==> flow/design.v <==
module timer (
    input wire           clk,
    input wire           rst,
    input wire           start,
    input wire           restart,
    input wire [31:0]    threshold,
    output reg           time_out
);
reg [31:0] counter;
always @(posedge clk or negedge rst) 
begin
    if (!rst) 
    begin
        counter  <= 'b0;
        time_out <= 1'b0;
    end 
    else if (start) 
    begin
        if(!restart)
        begin
            counter <= counter + 'b1;
        end
        else
        begin
            counter <= 'b0;
        end
        if (counter == threshold) 
        begin
            time_out <= 1'b1;
            counter  <= 'd0 ;
        end
        else
        begin
            time_out <= 1'b0;
        end
    end
    else
    begin
        counter <= 'd0;
    end
end
endmodule
module card_handling #(parameter    C_WIDTH   = 6,
                                    P_WIDTH   = 16,
                                    B_WIDTH   = 20,
                                    USERS_NUM = 10)
(
    input wire                  clk,
    input wire                  rst,
    input wire [C_WIDTH-1:0]    card_number,
    input wire                  card_in,
    input wire                  card_out,
    input wire                  operation_done,
    input wire [B_WIDTH-1:0]    updated_balance,
    output reg [P_WIDTH-1:0]    password,
    output reg [B_WIDTH-1:0]    balance,
    output reg                  pass_en     
);
reg [P_WIDTH-1:0] password_rom ;
always @(*)
begin
    case (card_number)
    'd0    : password_rom = 'b0011_0011_0111_0000 ;
    'd1    : password_rom = 'b0011_0101_0000_0110 ;
    'd2    : password_rom = 'b0100_0000_0111_0110 ;
    'd3    : password_rom = 'b0011_0011_0111_0000 ;
    'd4    : password_rom = 'b0101_0010_1001_1000 ;
    'd5    : password_rom = 'b0110_0110_0011_1001 ;
    'd6    : password_rom = 'b0010_0010_1000_0100 ;
    'd7    : password_rom = 'b1001_0001_0010_0101 ;
    'd8    : password_rom = 'b1000_0110_0101_0111 ;
    'd9    : password_rom = 'b0101_0111_1001_0001 ;
    default: password_rom = 'b0 ;
    endcase
end
reg [B_WIDTH*USERS_NUM-1:0] balance_memory ;
reg [B_WIDTH-1:0]           balance_rd ;
localparam [B_WIDTH*USERS_NUM-1:0] BALANCE_INIT = {
    20'd15000 , 20'd40000 , 20'd25000 , 20'd20000 , 20'd4000   ,
    20'd100000, 20'd200000, 20'd10000 , 20'd50000 , 20'd2200   } ;
genvar i ;
generate
for (i = 0 ; i < USERS_NUM ; i = i + 1)
begin : g_balance
    always @(posedge clk or negedge rst) 
    begin
        if (!rst) 
        begin
            balance_memory[i*B_WIDTH +: B_WIDTH] <= BALANCE_INIT[i*B_WIDTH +: B_WIDTH] ;
        end
        else if((card_number == i) && (card_out || operation_done))
        begin
            balance_memory[i*B_WIDTH +: B_WIDTH] <= updated_balance ;
        end
    end
end
endgenerate
integer k ;
always @(*)
begin
    balance_rd = 'b0 ;
    for (k = 0 ; k < USERS_NUM ; k = k + 1)
    begin
        if (card_number == k)
        begin
            balance_rd = balance_memory[k*B_WIDTH +: B_WIDTH] ;
        end
    end
end
always @(posedge clk or negedge rst) 
begin
    if (!rst) 
    begin
        password <= 'b0 ;
        balance  <= 'b0 ;
    end 
    else 
    begin
        if(card_number < USERS_NUM)
        begin
            if(card_in)
            begin
                password <= password_rom ;
                balance  <= balance_rd  ;
            end
        end
        else
        begin
            password <= 'b0 ;
            balance  <= 'b0 ;
        end
    end
end
always @(posedge clk or negedge rst) 
begin
    if(!rst)
    begin
        pass_en <= 1'b0 ;
    end
    else if(card_number < USERS_NUM)
    begin
        pass_en <= card_in ;
    end
    else begin
    end
end
endmodule
module user_interface #(parameter  	P_WIDTH = 16,
                            		B_WIDTH = 20 )
(
    input wire                      clk,
    input wire                      rst,
	input wire                      card_in,
    input wire                      button_0,
    input wire                      button_1,
    input wire                      button_2,
    input wire                      button_3,
    input wire                      button_4,
    input wire                      button_5,
    input wire                      button_6,
    input wire                      button_7,
    input wire                      button_8,
    input wire                      button_9,
    input wire                      enter_button,
    input wire                      cancel_button,
	input wire                      multiple_100_button,
    input wire                      multiple_1000_button,
    input wire                      withdraw_button,
    input wire                      deposit_button,
    input wire                      show_balance,
    input wire                      another_service,
    input wire                      English_button,
    input wire                      Arabic_button,
	output reg     [B_WIDTH-1:0]    entry_value,  
    output reg     [P_WIDTH-1:0]    in_password,  
	output reg     [1:0]            operation,
	output reg     [1:0]	        language
);
reg  [1:0]  count ; 
reg  [3:0]  temp1, temp2, temp3, temp4 ;
reg     [P_WIDTH-1:0]    in_password_temp;
reg     [B_WIDTH-1:0]    entry_value_temp;
reg                 withdraw_hold, withdraw_100_hold, withdraw_1000_hold ;
reg                 withdraw_hold_reg, withdraw_100_hold_reg, withdraw_1000_hold_reg ;
always @(posedge clk or negedge rst) 
begin
	if(!rst)
	begin
		withdraw_hold_reg      <= 1'b0;
		withdraw_100_hold_reg  <= 1'b0;
		withdraw_1000_hold_reg <= 1'b0;
	end
	else
	begin
		withdraw_hold_reg      <= withdraw_hold ;
		withdraw_100_hold_reg  <= withdraw_100_hold ;
		withdraw_1000_hold_reg <= withdraw_1000_hold ;
	end
end
always @(posedge clk or negedge rst) 
begin
	if(!rst)
	begin
		in_password     <= 'b0;
		entry_value  <= 'b0;
	end
	else
	begin
		in_password     <= in_password_temp ;
		entry_value     <= entry_value_temp ;
	end
end
always @(*) 
begin
	if(withdraw_button || deposit_button)
	begin
		entry_value_temp = entry_value ;
		withdraw_hold       = 1'b1; 
		withdraw_100_hold   = 1'b0;
		withdraw_1000_hold  = 1'b0;
	end
	else if(withdraw_hold_reg)
	begin
		entry_value_temp   = entry_value ;
		withdraw_hold      = withdraw_hold_reg ;
		withdraw_100_hold  = withdraw_100_hold_reg ;
		withdraw_1000_hold = withdraw_1000_hold_reg ;
		  if(multiple_100_button)
		begin
			entry_value_temp = entry_value ;
			withdraw_100_hold   = 1'b1;
			withdraw_hold       = 1'b1;
			withdraw_1000_hold  = 1'b0;
		end
		else if(withdraw_100_hold_reg)
		begin
			if(button_1)
			begin
				entry_value_temp = 'd100;
				withdraw_100_hold   = 1'b0;
				withdraw_hold       = 1'b0;
				withdraw_1000_hold  = 1'b0;
			end
			else if(button_2)
			begin
				entry_value_temp = 'd200 ;
				withdraw_100_hold   = 1'b0;
				withdraw_hold       = 1'b0;
				withdraw_1000_hold  = 1'b0;
			end
			else if(button_3)
			begin
				entry_value_temp = 'd300 ;
				withdraw_100_hold   = 1'b0;
				withdraw_hold       = 1'b0;
				withdraw_1000_hold  = 1'b0;
			end
			else if(button_4)
			begin
				entry_value_temp = 'd400 ;
				withdraw_100_hold   = 1'b0;
				withdraw_hold       = 1'b0;
				withdraw_1000_hold  = 1'b0;
			end
			else if(button_5)
			begin
				entry_value_temp      = 'd500 ;
				withdraw_100_hold   = 1'b0;
				withdraw_hold       = 1'b0;
				withdraw_1000_hold  = 1'b0;
			end
			else if(button_6)
			begin
				entry_value_temp      = 'd600 ;
				withdraw_100_hold   = 1'b0;
				withdraw_hold       = 1'b0;
				withdraw_1000_hold  = 1'b0;
			end
			else if(button_7)
			begin
				entry_value_temp      = 'd700 ;
				withdraw_100_hold   = 1'b0;
				withdraw_hold       = 1'b0;
				withdraw_1000_hold  = 1'b0;
			end
			else if(button_8)
			begin
				entry_value_temp      = 'd800 ;
				withdraw_100_hold   = 1'b0;
				withdraw_hold       = 1'b0;
				withdraw_1000_hold  = 1'b0;
			end
			else if(button_9)
			begin
				entry_value_temp      = 'd900 ;
				withdraw_100_hold   = 1'b0;
				withdraw_hold       = 1'b0;
				withdraw_1000_hold  = 1'b0;
			end
			else
			begin
				entry_value_temp = entry_value ;
				withdraw_100_hold   = 1'b1;
				withdraw_hold       = 1'b1;
				withdraw_1000_hold  = 1'b0;
			end
		end
		else if(multiple_1000_button)
		begin
			entry_value_temp = entry_value ;
			withdraw_hold      = 1'b1;
			withdraw_100_hold  = 1'b0;
			withdraw_1000_hold = 1'b1;
		end
		else if(withdraw_1000_hold_reg)
		begin
			if(button_1)
			begin
				entry_value_temp = 'd1000 ;
				withdraw_hold      = 1'b0;
				withdraw_100_hold  = 1'b0;
				withdraw_1000_hold = 1'b0;
			end
			else if(button_2)
			begin
				entry_value_temp = 'd2000 ;
				withdraw_hold      = 1'b0;
				withdraw_100_hold  = 1'b0;
				withdraw_1000_hold = 1'b0;
			end
			else if(button_3)
			begin
				entry_value_temp = 'd3000 ;
				withdraw_hold      = 1'b0;
				withdraw_100_hold  = 1'b0;
				withdraw_1000_hold = 1'b0;
			end
			else if(button_4)
			begin
				entry_value_temp = 'd4000 ;
				withdraw_hold      = 1'b0;
				withdraw_100_hold  = 1'b0;
				withdraw_1000_hold = 1'b0;
			end
			else if(button_5)
			begin
				entry_value_temp = 'd5000 ;
				withdraw_hold      = 1'b0;
				withdraw_100_hold  = 1'b0;
				withdraw_1000_hold = 1'b0;
			end
			else if(button_6)
			begin
				entry_value_temp = 'd6000 ;
				withdraw_hold      = 1'b0;
				withdraw_100_hold  = 1'b0;
				withdraw_1000_hold = 1'b0;
			end
			else if(button_7)
			begin
				entry_value_temp = 'd7000 ;
				withdraw_hold      = 1'b0;
				withdraw_100_hold  = 1'b0;
				withdraw_1000_hold = 1'b0;
			end
			else if(button_8)
			begin
				entry_value_temp = 'd8000 ;
				withdraw_hold      = 1'b0;
				withdraw_100_hold  = 1'b0;
				withdraw_1000_hold = 1'b0;
			end
			else if(button_9)
			begin
				entry_value_temp = 'd9000 ;
				withdraw_hold      = 1'b0;
				withdraw_100_hold  = 1'b0;
				withdraw_1000_hold = 1'b0;
			end
			else
			begin
				entry_value_temp = entry_value ;
				withdraw_hold      = 1'b1;
				withdraw_100_hold  = 1'b0;
				withdraw_1000_hold = 1'b1;
			end
		end 
	end
	else
	begin
		entry_value_temp = entry_value ;
		withdraw_hold      = 1'b0;
		withdraw_100_hold  = 1'b0;
		withdraw_1000_hold = 1'b0;
	end
end
always @(*) 
begin
	if(withdraw_button)
	begin
		operation = 2'b00 ;
	end
	else if(deposit_button)
	begin
		operation = 2'b01 ;
	end
	else if(show_balance)
	begin
		operation = 2'b10 ;
	end
	else
	begin
		operation = 2'b11 ;  
	end
end
always @(posedge clk or negedge rst) 
begin
    if(!rst)
    begin
        count <= 'b0;
		temp1 <= 'd0;
		temp2 <= 'd0;
		temp3 <= 'd0;
		temp4 <= 'd0;
    end
    else if(card_in)
	begin
		count <= 'b0 ;
	end
	else
    begin
        if(button_0)
        begin
		  if(count == 'd0)
		  begin
		   temp1 <= 'd0;
		   count <= count + 1'b1 ;
		  end
		  else if(count == 'd1)
		  begin
		   temp2 <= 'd0;
		   count <= count + 1'b1 ;
		  end
		  else if(count == 'd2)
		  begin
		   temp3 <= 'd0;
		   count <= count + 1'b1 ;
		  end
		  else
		  begin
		   temp4 <= 'd0;
		   count <= 1'b0 ;
		  end
        end
        else if (button_1) 
        begin
		  if(count == 'd0)
		  begin
		   temp1 <= 'd1;
		   count <= count + 1'b1 ;
		  end
		  else if(count == 'd1)
		  begin
		   temp2 <= 'd1;
		   count <= count + 1'b1 ;
		  end
		  else if(count == 'd2)
		  begin
		   temp3 <= 'd1;
		   count <= count + 1'b1 ;
		  end
		  else
		  begin
		   temp4 <= 'd1;
		   count <= 1'b0 ;
		  end
        end
        else if (button_2) 
        begin
		 if(count == 'd0)
		  begin
		   temp1 <= 'd2;
		   count <= count + 1'b1 ;
		  end
		  else if(count == 'd1)
		  begin
		   temp2 <= 'd2;
		   count <= count + 1'b1 ;
		  end
		  else if(count == 'd2)
		  begin
		   temp3 <= 'd2;
		   count <= count + 1'b1 ;
		  end
		  else
		  begin
		   temp4 <= 'd2;
		   count <= 1'b0 ;
		  end
        end
        else if (button_3) 
        begin
		 if(count == 'd0)
		  begin
		   temp1 <= 'd3;
		   count <= count + 1'b1 ;
		  end
		  else if(count == 'd1)
		  begin
		   temp2 <= 'd3;
		   count <= count + 1'b1 ;
		  end
		  else if(count == 'd2)
		  begin
		   temp3 <= 'd3;
		   count <= count + 1'b1 ;
		  end
		  else
		  begin
		   temp4 <= 'd3;
		   count <= 1'b0 ;
		  end
        end
        else if (button_4) 
        begin
		  if(count == 'd0)
		  begin
		   temp1 <= 'd4;
		   count <= count + 1'b1 ;
		  end
		  else if(count == 'd1)
		  begin
		   temp2 <= 'd4;
		   count <= count + 1'b1 ;
		  end
		  else if(count == 'd2)
		  begin
		   temp3 <= 'd4;
		   count <= count + 1'b1 ;
		  end
		  else
		  begin
		   temp4 <= 'd4;
		   count <= 1'b0 ;
		  end
        end
        else if (button_5) 
        begin
           if(count == 'd0)
		  begin
		   temp1 <= 'd5;
		   count <= count + 1'b1 ;
		  end
		  else if(count == 'd1)
		  begin
		   temp2 <= 'd5;
		   count <= count + 1'b1 ;
		  end
		  else if(count == 'd2)
		  begin
		   temp3 <= 'd5;
		   count <= count + 1'b1 ;
		  end
		  else
		  begin
		   temp4 <= 'd5;
		   count <= 1'b0 ;
		  end 
        end
        else if (button_6) 
        begin
		 if(count == 'd0)
		  begin
		   temp1 <= 'd6;
		   count <= count + 1'b1 ;
		  end
		  else if(count == 'd1)
		  begin
		   temp2 <= 'd6;
		   count <= count + 1'b1 ;
		  end
		  else if(count == 'd2)
		  begin
		   temp3 <= 'd6;
		   count <= count + 1'b1 ;
		  end
		  else
		  begin
		   temp4 <= 'd6;
		   count <= 1'b0 ;
		  end 
        end
        else if (button_7) 
        begin
            if(count == 'd0)
		  begin
		   temp1 <= 'd7;
		   count <= count + 1'b1 ;
		  end
		  else if(count == 'd1)
		  begin
		   temp2 <= 'd7;
		   count <= count + 1'b1 ;
		  end
		  else if(count == 'd2)
		  begin
		   temp3 <= 'd7;
		   count <= count + 1'b1 ;
		  end
		  else
		  begin
		   temp4 <= 'd7;
		   count <= 1'b0 ;
		  end 
        end
        else if (button_8) 
        begin
            if(count == 'd0)
		  begin
		   temp1 <= 'd8;
		   count <= count + 1'b1 ;
		  end
		  else if(count == 'd1)
		  begin
		   temp2 <= 'd8;
		   count <= count + 1'b1 ;
		  end
		  else if(count == 'd2)
		  begin
		   temp3 <= 'd8;
		   count <= count + 1'b1 ;
		  end
		  else
		  begin
		   temp4 <= 'd8;
		   count <= 1'b0 ;
		  end 
        end
        else if (button_9) 
        begin
            if(count == 'd0)
		  begin
		   temp1 <= 'd9;
		   count <= count + 1'b1 ;
		  end
		  else if(count == 'd1)
		  begin
		   temp2 <= 'd9;
		   count <= count + 1'b1 ;
		  end
		  else if(count == 'd2)
		  begin
		   temp3 <= 'd9;
		   count <= count + 1'b1 ;
		  end
		  else
		  begin
		   temp4 <= 'd9;
		   count <= 1'b0 ;
		  end 
        end
    end
end
always @(*) begin
    if(enter_button ) 
	begin
		in_password_temp = {temp1, temp2, temp3, temp4} ;
	end
	else
	begin
		in_password_temp = in_password ;
	end
end
always @(*) 
begin
	if(English_button)
	begin
		language = 2'b01;
	end	
	else if(Arabic_button)
	begin
		language = 2'b10;
	end
	else
	begin
		language = 2'b00;   
	end
end
endmodule
module ATM_FSM #(parameter  P_WIDTH = 16,
                            B_WIDTH = 20 )
(
    input wire              clk,
    input wire              rst,
    input wire                       time_out,
    input wire     [P_WIDTH-1:0]     user_password,
    input wire     [B_WIDTH-1:0]     current_balance,
    input wire                       pass_en,
    input wire     [P_WIDTH-1:0]     in_password,
    input wire                       enter_button,
    input wire                       cancel_button,
    input wire                       correction_button,
    input wire                       another_service,
    input wire     [1:0]             language,       
    input wire     [1:0]             operation,      
    input wire     [B_WIDTH-1:0]     actual_deposit_value,
    input wire     [B_WIDTH-1:0]     entry_value,
    output reg     [B_WIDTH-1:0]     updated_balance,
    output reg                       wrong_password,
    output reg                       operation_done,  
    output reg                       error,  
    output reg                       start_timer,  
    output wire                      restart_timer,  
    output reg                       card_out
);
localparam          IDLE             = 4'b0000 ,
                    LANGUAGE         = 4'b0001 ,
                    WRITE_PASS       = 4'b0010 ,
                    CHECK_PASS       = 4'b0011 ,
                    OPERATION        = 4'b0100 ,
                    WRITE_WITHDRAW   = 4'b0101 ,
                    WITHDRAW         = 4'b0110 ,
                    WRITE_DEPOSIT    = 4'b0111 ,
                    DEPOSIT          = 4'b1000 ,
                    BALANCE          = 4'b1001 ;
reg      [3:0]      current_state ,
                    next_state ;
reg      [B_WIDTH-1:0]     updated_balance_comb ;
reg      [1:0]    error_count ;
reg      [1:0]    error_count_reg ;
always @(posedge clk or negedge rst) 
begin
    if(!rst)
    begin
        error_count_reg <= 'b0 ;
    end
    else
    begin
        error_count_reg <= error_count ;
    end
end
reg                        op_done_reg ;
always @(posedge clk or negedge rst) 
begin
    if(!rst)
    begin
        op_done_reg <= 1'b0 ;
    end
    else
    begin
        op_done_reg <= operation_done && ((current_state == WITHDRAW) || (current_state == DEPOSIT)) ;
    end
end
always @(posedge clk or negedge rst) 
begin
    if(!rst)
    begin
        updated_balance <= 'b0 ;
    end
    else
    begin
        if(pass_en)
        begin
            updated_balance <= current_balance ;
        end
        else
        begin
            updated_balance <= updated_balance_comb ;
        end
    end   
end
always @ (posedge clk or negedge rst)
begin
    if(!rst)
    begin
        current_state <= IDLE ;
    end
    else
    begin
        current_state <= next_state ;
    end
end
always @ (*)
begin
    error_count = error_count_reg;
    case (current_state)
    IDLE : begin
        error_count = 'b0;
        if(pass_en)
        begin
            next_state = LANGUAGE ;
        end
        else
        begin
            next_state = IDLE ;
        end
    end
    LANGUAGE : begin
        if(time_out || cancel_button)  
        begin
            next_state = IDLE ;
        end
        else
        begin
            if(language == 2'b01 || language == 2'b10)
            begin
                next_state = WRITE_PASS ;
            end
            else
            begin
                next_state = LANGUAGE ;
            end
        end
    end
    WRITE_PASS : begin
        error_count = error_count_reg;
        if(time_out || cancel_button)
        begin
            next_state = IDLE ;
        end
        else if(enter_button)
        begin
            next_state = CHECK_PASS ;
        end
        else
        begin
            next_state = WRITE_PASS ;
        end
    end
    CHECK_PASS : begin
        if(wrong_password)  
        begin
            if(error_count_reg == 2'b10)
            begin
                error_count = 2'b0;
                next_state = IDLE ;
            end
            else
            begin
                error_count = error_count_reg + 'b1 ;
                next_state = WRITE_PASS ;
            end    
        end
        else
        begin
            error_count = 2'b0;
            next_state = OPERATION ;
        end
    end
    OPERATION : begin
        if(time_out || cancel_button)  
        begin
            next_state = IDLE ;
        end
        else
        begin
            if(operation == 2'b00)
            begin
                next_state = WRITE_WITHDRAW ;
            end
            else if(operation == 2'b01)
            begin
                next_state = WRITE_DEPOSIT ;
            end
            else if(operation == 2'b10)
            begin
                next_state = BALANCE ;
            end
            else
            begin
                next_state = OPERATION ;
            end
        end
    end
    WRITE_WITHDRAW : begin
         error_count = error_count_reg;
        if(time_out || cancel_button)
        begin
            next_state = IDLE ;
        end
        else
        begin
            if(enter_button)
            begin
                next_state = WITHDRAW ;
            end
            else 
            begin
                next_state = WRITE_WITHDRAW ;
            end
        end
    end
    WITHDRAW : begin
        if(operation_done)
        begin
            error_count = 2'b0;
            if(time_out || cancel_button)
            begin
                next_state = IDLE ;
            end
            else
            begin
                if(another_service)
                begin
                    next_state = OPERATION ;
                end
                else
                begin
                    next_state = WITHDRAW ;
                end
            end
        end
        else  
        begin
            if(error_count_reg == 2'b10)
            begin
                error_count = 2'b0;
                next_state = IDLE ;
            end
            else
            begin
                error_count = error_count_reg + 'b1 ;
                next_state = WRITE_WITHDRAW ;
            end
        end
    end
    WRITE_DEPOSIT : begin
         error_count = error_count_reg;
        if(time_out || cancel_button)
        begin
            next_state = IDLE ;
        end
        else
        begin
            if(enter_button)
            begin
                next_state = DEPOSIT ;
            end
            else
            begin
                next_state = WRITE_DEPOSIT ;
            end
        end
    end
    DEPOSIT : begin
        if(operation_done)
        begin
            error_count = 2'b0;
            if(time_out || cancel_button)
            begin
                next_state = IDLE ;
            end
            else
            begin
                if(another_service)
                begin
                    next_state = OPERATION ;
                end
                else
                begin
                    next_state = DEPOSIT ;
                end
            end 
        end
        else  
        begin
            if(error_count_reg == 2'b10)
            begin
                error_count = 2'b0;
                next_state = IDLE ;
            end
            else
            begin
                error_count = error_count_reg + 'b1 ;
                next_state = WRITE_DEPOSIT ;
            end
        end
    end
    BALANCE : begin
        if(time_out || cancel_button)
        begin
            next_state = IDLE ;
        end
        else
        begin
            if(another_service)
            begin
                next_state = OPERATION ;
            end
            else
            begin
                next_state = BALANCE ;
            end
        end
    end
    default : begin
        next_state = IDLE ;
    end
    endcase
end
always @ (*)
begin
    case (current_state)
    IDLE : begin
        wrong_password = 1'b0 ;
        operation_done = 1'b0 ;
        error = 1'b0 ;
        updated_balance_comb = updated_balance ; 
        start_timer = 1'b0 ;
        card_out = 1'b0 ;
    end
    LANGUAGE : begin
        wrong_password = 1'b0 ;
        operation_done = 1'b0 ;
        error = 1'b0 ;
        updated_balance_comb = updated_balance ; 
        start_timer = 1'b1 ;
        if(time_out || cancel_button) 
        begin
            card_out = 1'b1 ;
        end
        else
        begin
            card_out = 1'b0 ;
        end  
    end
    WRITE_PASS : begin
        wrong_password = 1'b0 ;
        operation_done = 1'b0 ;
        error = 1'b0 ;
        updated_balance_comb = updated_balance ; 
        start_timer = 1'b1 ;
        if(time_out || cancel_button) 
        begin
            card_out = 1'b1 ;
        end
        else
        begin
            card_out = 1'b0 ;
        end  
    end
    CHECK_PASS : begin
        operation_done = 1'b0 ;
        updated_balance_comb = updated_balance ; 
        start_timer = 1'b0 ;
        card_out = 1'b0 ;
        if(in_password == user_password)
        begin
            wrong_password = 1'b0 ;
            error = 1'b0 ;
        end
        else
        begin
            wrong_password = 1'b1 ;
            error = 1'b1 ;
        end
    end
    OPERATION : begin
        wrong_password = 1'b0 ;
        operation_done = 1'b0 ;
        error = 1'b0 ;
        updated_balance_comb = updated_balance ;
        start_timer = 1'b1 ;
        if(time_out || cancel_button) 
        begin
            card_out = 1'b1 ;
        end
        else
        begin
            card_out = 1'b0 ;
        end  
    end
    WRITE_WITHDRAW : begin
        wrong_password = 1'b0 ;
        operation_done = 1'b0 ;
        error = 1'b0 ;
        updated_balance_comb = updated_balance ; 
        start_timer = 1'b1 ;
        if(time_out || cancel_button) 
        begin
            card_out = 1'b1 ;
        end
        else
        begin
            card_out = 1'b0 ;
        end  
    end
    WITHDRAW : begin
        wrong_password = 1'b0 ;
        start_timer = 1'b1 ;
        if(!op_done_reg)  
        begin
            if(entry_value > current_balance)
            begin
                error = 1'b1 ;
                updated_balance_comb = updated_balance ;
                operation_done = 1'b0 ;
            end
            else
            begin
                error = 1'b0 ;
                updated_balance_comb = updated_balance - entry_value ;
                operation_done = 1'b1 ;
            end
        end
        else
        begin
            error = 1'b0 ;
            updated_balance_comb = updated_balance ;
            operation_done = 1'b1 ;
        end 
        if(time_out || cancel_button) 
        begin
            card_out = 1'b1 ;
        end
        else
        begin
            card_out = 1'b0 ;
        end  
    end
    WRITE_DEPOSIT : begin
        wrong_password = 1'b0 ;
        operation_done = 1'b0 ;
        error = 1'b0 ;
        updated_balance_comb = updated_balance ; 
        start_timer = 1'b1 ;
        if(time_out || cancel_button) 
        begin
            card_out = 1'b1 ;
        end
        else
        begin
            card_out = 1'b0 ;
        end  
    end
    DEPOSIT : begin
        wrong_password = 1'b0 ;
        start_timer = 1'b1 ;
        if(!op_done_reg)  
        begin
            if(entry_value == actual_deposit_value)
            begin
                error = 1'b0 ;
                updated_balance_comb = updated_balance + actual_deposit_value ;
                operation_done = 1'b1 ;
            end
            else
            begin
                error = 1'b1 ;
                updated_balance_comb = updated_balance ;
                operation_done = 1'b0 ;
            end
        end
        else
        begin
            error = 1'b0 ;
            updated_balance_comb = updated_balance ;
            operation_done = 1'b1 ;
        end
        if(time_out || cancel_button) 
        begin
            card_out = 1'b1 ;
        end
        else
        begin
            card_out = 1'b0 ;
        end   
    end
    BALANCE : begin
        wrong_password = 1'b0 ;
        operation_done = 1'b1 ;
        error = 1'b0 ;
        updated_balance_comb = updated_balance ; 
        start_timer = 1'b1 ;
        if(time_out || cancel_button) 
        begin
            card_out = 1'b1 ;
        end
        else
        begin
            card_out = 1'b0 ;
        end  
    end
    default : begin
        wrong_password = 1'b0 ;
        operation_done = 1'b0 ;
        error = 1'b0 ;
        updated_balance_comb = updated_balance ; 
        start_timer = 1'b0 ;
        card_out = 1'b0 ;
    end
    endcase
end
assign restart_timer = another_service || enter_button || (language == 2'b01) || (language == 2'b10) || (operation == 2'b00) || (operation == 2'b01) || (operation == 2'b10);
endmodule
module ATM_TOP #(parameter  P_WIDTH = 16,
                            B_WIDTH = 20, 
							C_WIDTH = 6)
( 
    input   wire                    clk,
    input   wire                    rst,
	input wire [C_WIDTH-1:0]         card_number,
	input wire                       card_in,
    input wire                      button_0,
    input wire                      button_1,
    input wire                      button_2,
    input wire                      button_3,
    input wire                      button_4,
    input wire                      button_5,
    input wire                      button_6,
    input wire                      button_7,
    input wire                      button_8,
    input wire                      button_9,
    input wire                      enter_button,
    input wire                      cancel_button,
    input wire                      withdraw_button,
    input wire                      deposit_button,
    input wire                      show_balance,
	input wire                      another_service,
    input wire                      English_button,
    input wire                      Arabic_button,
	input wire                      multiple_100_button,
    input wire                      multiple_1000_button,
    input wire     [B_WIDTH-1:0]     actual_deposit_value,
	input wire [31:0]                threshold,
	output wire	                         card_out,
	output wire  [B_WIDTH-1:0]     updated_balance,  
	output wire                    operation_done, 
	output wire                    error,
	output wire                    wrong_password
	);
wire  [B_WIDTH-1:0]         entry_value;
wire  [P_WIDTH-1:0]         password; 
wire  [B_WIDTH-1:0]         balance; 
wire                        pass_en; 
wire  [P_WIDTH-1:0]         in_password ;  
wire  [1:0]                 operation ;  
wire                         time_out ;  
wire                         start_timer ;  
wire                         restart_timer;  
wire     [1:0]               language ;
card_handling U0_card_handling (
    .clk(clk),
    .rst(rst),
    .card_number(card_number),
    .card_in(card_in),
	.card_out(card_out),
	.updated_balance(updated_balance),
    .password(password),
    .balance(balance),
	.operation_done(operation_done),
    .pass_en(pass_en)
);
user_interface U0_user_interface (
    .clk(clk),
    .rst(rst),
    .button_0(button_0),
	.button_1(button_1),
	.button_2(button_2),
	.button_3(button_3),
	.button_4(button_4),
	.button_5(button_5),
	.button_6(button_6),
	.button_7(button_7),
	.button_8(button_8),
	.button_9(button_9),
    .card_in(card_in),
	.multiple_100_button(multiple_100_button),
	.multiple_1000_button(multiple_1000_button),
    .enter_button(enter_button),
    .cancel_button(cancel_button),
    .withdraw_button(withdraw_button),
    .deposit_button(deposit_button),
	.show_balance(show_balance),
	.another_service(another_service),
	.English_button(English_button),
	.Arabic_button(Arabic_button),
	.entry_value(entry_value),
	.in_password(in_password),
	.operation(operation),
	.language(language)
);
timer U0_timer (
    .clk(clk),
    .rst(rst),
	.restart(restart_timer),
    .start(start_timer),
    .threshold(threshold),
    .time_out(time_out)
);
ATM_FSM U0_ATM_FSM (
    .clk(clk),
    .rst(rst),
    .time_out(time_out),
    .user_password(password),
    .current_balance(balance),
    .pass_en(pass_en),
	.card_out(card_out),
    .in_password(in_password),
    .enter_button(enter_button),
	.cancel_button(cancel_button),
	.correction_button(1'b0),
	.another_service(another_service),
	.language(language),
	.operation(operation),
	.entry_value(entry_value),
	.actual_deposit_value(actual_deposit_value),
	.updated_balance(updated_balance),
	.wrong_password(wrong_password),
	.operation_done(operation_done),
	.error(error),
	.start_timer(start_timer),
	.restart_timer(restart_timer)
);
endmodule
### From RTL to reports: ATM_TOP

The steps from the RTL of ATM_TOP to its reports follow in flow order.
Lines are those of the file above, counted from 1.
Operators: Yosys type, input widths -> output width; for muxes data width and select width s.
Cell names lack the library's common part.
The mark -- stands for no value.

| set-up | value |
|---|---|
| top | ATM_TOP |
| clock | clk |
| cell library | sky130hd |
| library corner | tt_025C_1v80 |

### Word level

Yosys after proc, flatten, opt, wreduce and memory -nomap, before mapping. Memory bits, and registers merged into a memory's read port (data or address), are not among the register bits. Print and check cells are not counted. Equal cells are merged and count once.
Memory sizes are those after Yosys's memory passes, which may raise the word count (mostly to a power of two), join words into wider ones and drop unused or constant bits.

| word-level totals | value |
|---|---|
| ROM bits | 240 |
| cells after elaboration | 384 |
| memories kept | 1 |
| register bits after elaboration | 354 |
| input bits | 81 |
| output and inout bits | 24 |

Memory list:

| name | depth | width | rd ports | write ports | line | text |
|---|---|---|---|---|---|---|
| (no name shown) | 16 | 15 | 1 | 0 | 62 | `case (card_number)` |

| operators by class | value |
|---|---|
| bitwise operators | 6 |
| equal/unequal tests | 36 |
| magnitude comparators | 2 |
| multiplexer cells | 265 |
| $add $sub $neg | 5 |
| reductions and logical operators | 40 |

Operators by type and width:

| operator | count |
|---|---|
| $mux 20 | 38 |
| $mux 4 | 147 |
| $mux 32 | 3 |
| $mux 2 | 25 |
| $mux 16 | 3 |
| $mux 1 | 42 |
| $pmux 4 s10 | 1 |
| $pmux 20 s2 | 1 |
| $add 32x1->32 const B | 1 |
| $eq 32x32->1 | 1 |
| $eq 6x3->1 const B | 4 |
| $add 20x20->20 | 1 |
| $sub 20x20->20 | 1 |
| $gt 20x20->1 | 1 |
| $eq 20x20->1 | 1 |
| $eq 16x16->1 | 1 |
| $eq 4x3->1 const B | 4 |
| $reduce_and 5->1 | 3 |
| $ne 3x3->1 const B | 4 |
| $eq 6x2->1 const B | 2 |
| $eq 6x4->1 const B | 2 |
| $logic_and 1x1->1 | 11 |
| $logic_or 1x1->1 | 11 |
| $ne 11x11->1 const B | 1 |
| $reduce_bool 11->1 | 1 |
| $ne 10x10->1 const B | 1 |
| $reduce_bool 10->1 | 1 |
| $eq 2x2->1 const B | 4 |

Other operator kinds: 24; their cells: 38.

### Depth

Depth = most cells in a row (Yosys ltp): at word level without a register or memory, in the mapped netlist without a sequential cell, where the memories' decode and read muxes count.

| depth | value |
|---|---|
| word-level depth | 15 |
| ABC_AREA | 0 |
| gate-level depth with buffers | 16 |
| mapped depth without buffers | 15 |

### Synthesis result

The flow's flattened synthesis, as Yosys stat reports it; memories are mapped. The netlist is that of the ABC_AREA named above (0 if unset); the other value can give another one.

Cell types:

| cell type | count | total area (um^2) |
|---|---|---|
| dfrtp_1 | 294 | 7.36E+03 |
| mux2_2 | 231 | 2.6E+03 |
| dfstp_2 | 57 | 1.5E+03 |
| nor2_1 | 157 | 589.315 |
| o21ai_0 | 114 | 570.547 |
| ha_1 | 43 | 538.016 |
| xnor2_1 | 57 | 499.229 |
| nand2_1 | 125 | 469.2 |
| xor2_1 | 53 | 464.195 |
| a21oi_1 | 69 | 345.331 |
| clkbuf_1 | 83 | 311.549 |
| a221oi_1 | 24 | 210.202 |
| inv_1 | 52 | 195.187 |
| a221o_1 | 19 | 190.182 |
| mux2i_1 | 19 | 190.182 |
| a211oi_1 | 21 | 157.651 |
| nand3_1 | 30 | 150.144 |
| nand4_1 | 24 | 150.144 |

Not listed: further types 52, cells in them 276.

| synthesis totals | value |
|---|---|
| mapped flip-flops | 351 |
| mapped area | 0.0183801 mm^2 |
| cells in the netlist | 1,748 |

By module: a second synthesis without flattening, with its own total; a netlist apart from the flattened one above.

| unflattened totals | value |
|---|---|
| cell total of the unflattened synthesis | 1,839 |
| area total of the unflattened synthesis | 0.0195312 mm^2 |

Each row is one instance without its submodules.

Modules:

| module | area (mm^2) | seq. area (mm^2) | cells | times used |
|---|---|---|---|---|
| card_handling | 0.0111357 | 0.0059757 | 935 | 1 |
| ATM_FSM | 0.0039463 | 0.000827 | 495 | 1 |
| user_interface | 0.0024423 | 0.0012262 | 203 | 1 |
| timer | 0.0020032 | 0.0008258 | 205 | 1 |
| ATM_TOP | 0.0000038 | 0 | 1 | 1 |

### Path before layout

Path of least setup slack by OpenSTA after synthesis, without wires, with an ideal clock, recovery checks aside; 20% of the period is set as input and as output delay. Where synthesis merged equal registers, the netlist keeps one of their names.

| timing path post-synthesis | value |
|---|---|
| path type | input port to output port |
| start point | input actual_deposit_value[17] |
| end point | output operation_done |
| path delay | 1.514 ns |
| external input delay | 1.200 ns |
| buffers on the path | 0 |
| slack | 2.086 ns |
| data required time | 4.800 ns |
| arrival time | 2.714 ns |
| stages | 6 |
| clock period | 6.0 ns |
| time at the first pin | 1.200 ns |
| synthesis period reached | 3.914 ns |

"path delay" = arrival - input delay + setup time.
At an output port there is no setup time.
"stages" counts driving pins, that of a launching flip-flop among them; a cell with two outputs on the path counts twice.
"synthesis period reached" = period - worst setup slack (recovery checks aside). The figure is calculated, with input and output delays left at 20% of the set period.
Between the ends stands the longest chain of elaborated cells between them, by number of cells; it is not shown to be the way that was timed. Of several equally long chains one is given.
Each line given opens the expression or statement behind the cell; cells for indexed reads and writes are added by Yosys, which also makes memories of some case tables.

| on the way, post-synthesis | value |
|---|---|
| path through | or4_1 > nor4_1 > a41oi_1 > a21oi_1 > nand2_1 > inv_1 |
| length of the longest elaborated chain | 4 |
| elaborated cells between the ends (all ways) | 4 |
| source lines of those cells | 3 |
| classes of those cells | 1 x eq/ne; 3 x mux |

Ends and longest elaborated chain, post-synthesis:

| element | line | text |
|---|---|---|
| start, declared | 1224 | `input wire     [B_WIDTH-1:0]     actual_deposit_value,` |
| $eq 20x20->1 | 1141 | `if(entry_value == actual_deposit_value)` |
| $mux 1 | 1141 |  |
| $mux 1 | 1139 | `if(!op_done_reg)` |
| $pmux 1 s3 | 1003 | `case (current_state)` |
| end, declared | 1228 | `output wire operation_done,` |

### Timing after layout

From the final timing report of run A: the path of least setup slack in the routed layout; clock arrival at registers is part of the times.

| timing path post-layout | value |
|---|---|
| path type | input port to output port |
| start point | input actual_deposit_value[18] |
| end point | output operation_done |
| arrival time | 5.27 ns |
| stages | 8 |
| clock period | 9.34 ns |
| time at the first pin | 1.87 ns |
| external input delay | 1.87 ns |
| buffers on the path | 2 |
| slack | 2.20 ns |
| data required time | 7.47 ns |

Between the ends stands the longest chain of elaborated cells between them, by number of cells; it is not shown to be the way that was timed. Of several equally long chains one is given.

| on the way, post-layout | value |
|---|---|
| path through | clkdlybuf4s50_1 > or4_1 > nor4_1 > a41oi_1 > a21oi_1 > nand2_1 > inv_1 > clkdlybuf4s50_1 |
| length of the longest elaborated chain | 4 |
| elaborated cells between the ends (all ways) | 4 |
| source lines of those cells | 3 |
| classes of those cells | 1 x eq/ne; 3 x mux |

Ends and longest elaborated chain, post-layout:

| element | line | text |
|---|---|---|
| start, declared | 1224 | `input wire     [B_WIDTH-1:0]     actual_deposit_value,` |
| $eq 20x20->1 | 1141 | `if(entry_value == actual_deposit_value)` |
| $mux 1 | 1141 |  |
| $mux 1 | 1139 | `if(!op_done_reg)` |
| $pmux 1 s3 | 1003 | `case (current_state)` |
| end, declared | 1228 | `output wire operation_done,` |

Memo
Re: implementation data of ATM_TOP

Flow measurements of ATM_TOP on sky130hd: 4 stored runs with different settings, listed in no order. Input and output delays are each 20% of the period that was set; the output load is 0.01 pF.
"achieved period" = clock period - worst setup slack. The figure is calculated, with input and output delays left at 20% of the set period.
"time used up by the worst setup path" means the part of the period allowed to the worst setup path (the constraints hold back 20% at inputs and 20% at outputs) less its slack; where the path has registers, the arrival times of their clocks count too.
"total design power" rests on the timing tool's default activity at the inputs, not on a simulated workload.
Settings: . = not set for that run.

| run | CAP_MARGIN | CELL_PAD_IN_SITES_DETAIL_PLACEMENT | CELL_PAD_IN_SITES_GLOBAL_PLACEMENT | CORE_UTILIZATION | CTS_CLUSTER_SIZE | GPL_ROUTABILITY_DRIVEN | GPL_TIMING_DRIVEN | HOLD_SLACK_MARGIN | MAX_ROUTING_LAYER | MIN_ROUTING_LAYER | PLACE_DENSITY_LB_ADDON | SETUP_SLACK_MARGIN | TNS_END_PERCENT | period_ns | CORE_MARGIN | SLEW_MARGIN | CTS_CLUSTER_DIAMETER | ABC_AREA | PLACE_DENSITY | die size (mm^2) | sum of negative setup slack (ns) | utilization in the final report (%) | standard-cell area after layout (mm^2) | total design power (mW) | post-synthesis cell area (mm^2) | lowest setup slack (ns) | achieved period (ns) | time used up by the worst setup path (ns) | worst path kind |
|---|---|---|---|---|---|---|---|---|---|---|---|---|---|---|---|---|---|---|---|---|---|---|---|---|---|---|---|---|---|
| run A | 10 | 2 | 3 | 23 | 71 | 1 | 0 | 0.14 | met5 | met1 | 0.13 | 1.33 | 65 | 9.34 | 2 | 20 | . | . | . | 0.0821912 | 0.000 | 28.3 | 0.0223389 | 4.185 | 0.0183801 | 2.201 | 7.139 | 3.40 | input port to output port |
| run B | 20 | . | . | 37 | . | . | 1 | . | . | . | 0.2 | 0.92 | . | 6.65 | 9 | 20 | 34 | . | . | 0.0580232 | 0.000 | 46.4 | 0.0227844 | 7.230 | 0.0183801 | 1.156 | 5.494 | 2.83 | input port to output port |
| run C | 20 | 0 | . | 62 | . | 0 | . | . | met4 | met1 | 0.05 | . | . | 4.58 | 7 | 20 | . | 1 | . | 0.0367911 | 0.000 | 71.2 | 0.0219486 | 8.151 | 0.0196026 | 0.696 | 3.884 | 2.05 | input port to output port |
| run D | 35 | 0 | 1 | 23 | 82 | 1 | 1 | 0.14 | met5 | met2 | . | 1.33 | 65 | 9.34 | 6 | 20 | 235 | 1 | 0.49 | 0.0923795 | 0.000 | 26.3 | 0.0220587 | 3.349 | 0.0196026 | 3.396 | 5.944 | 2.21 | input port to output port |
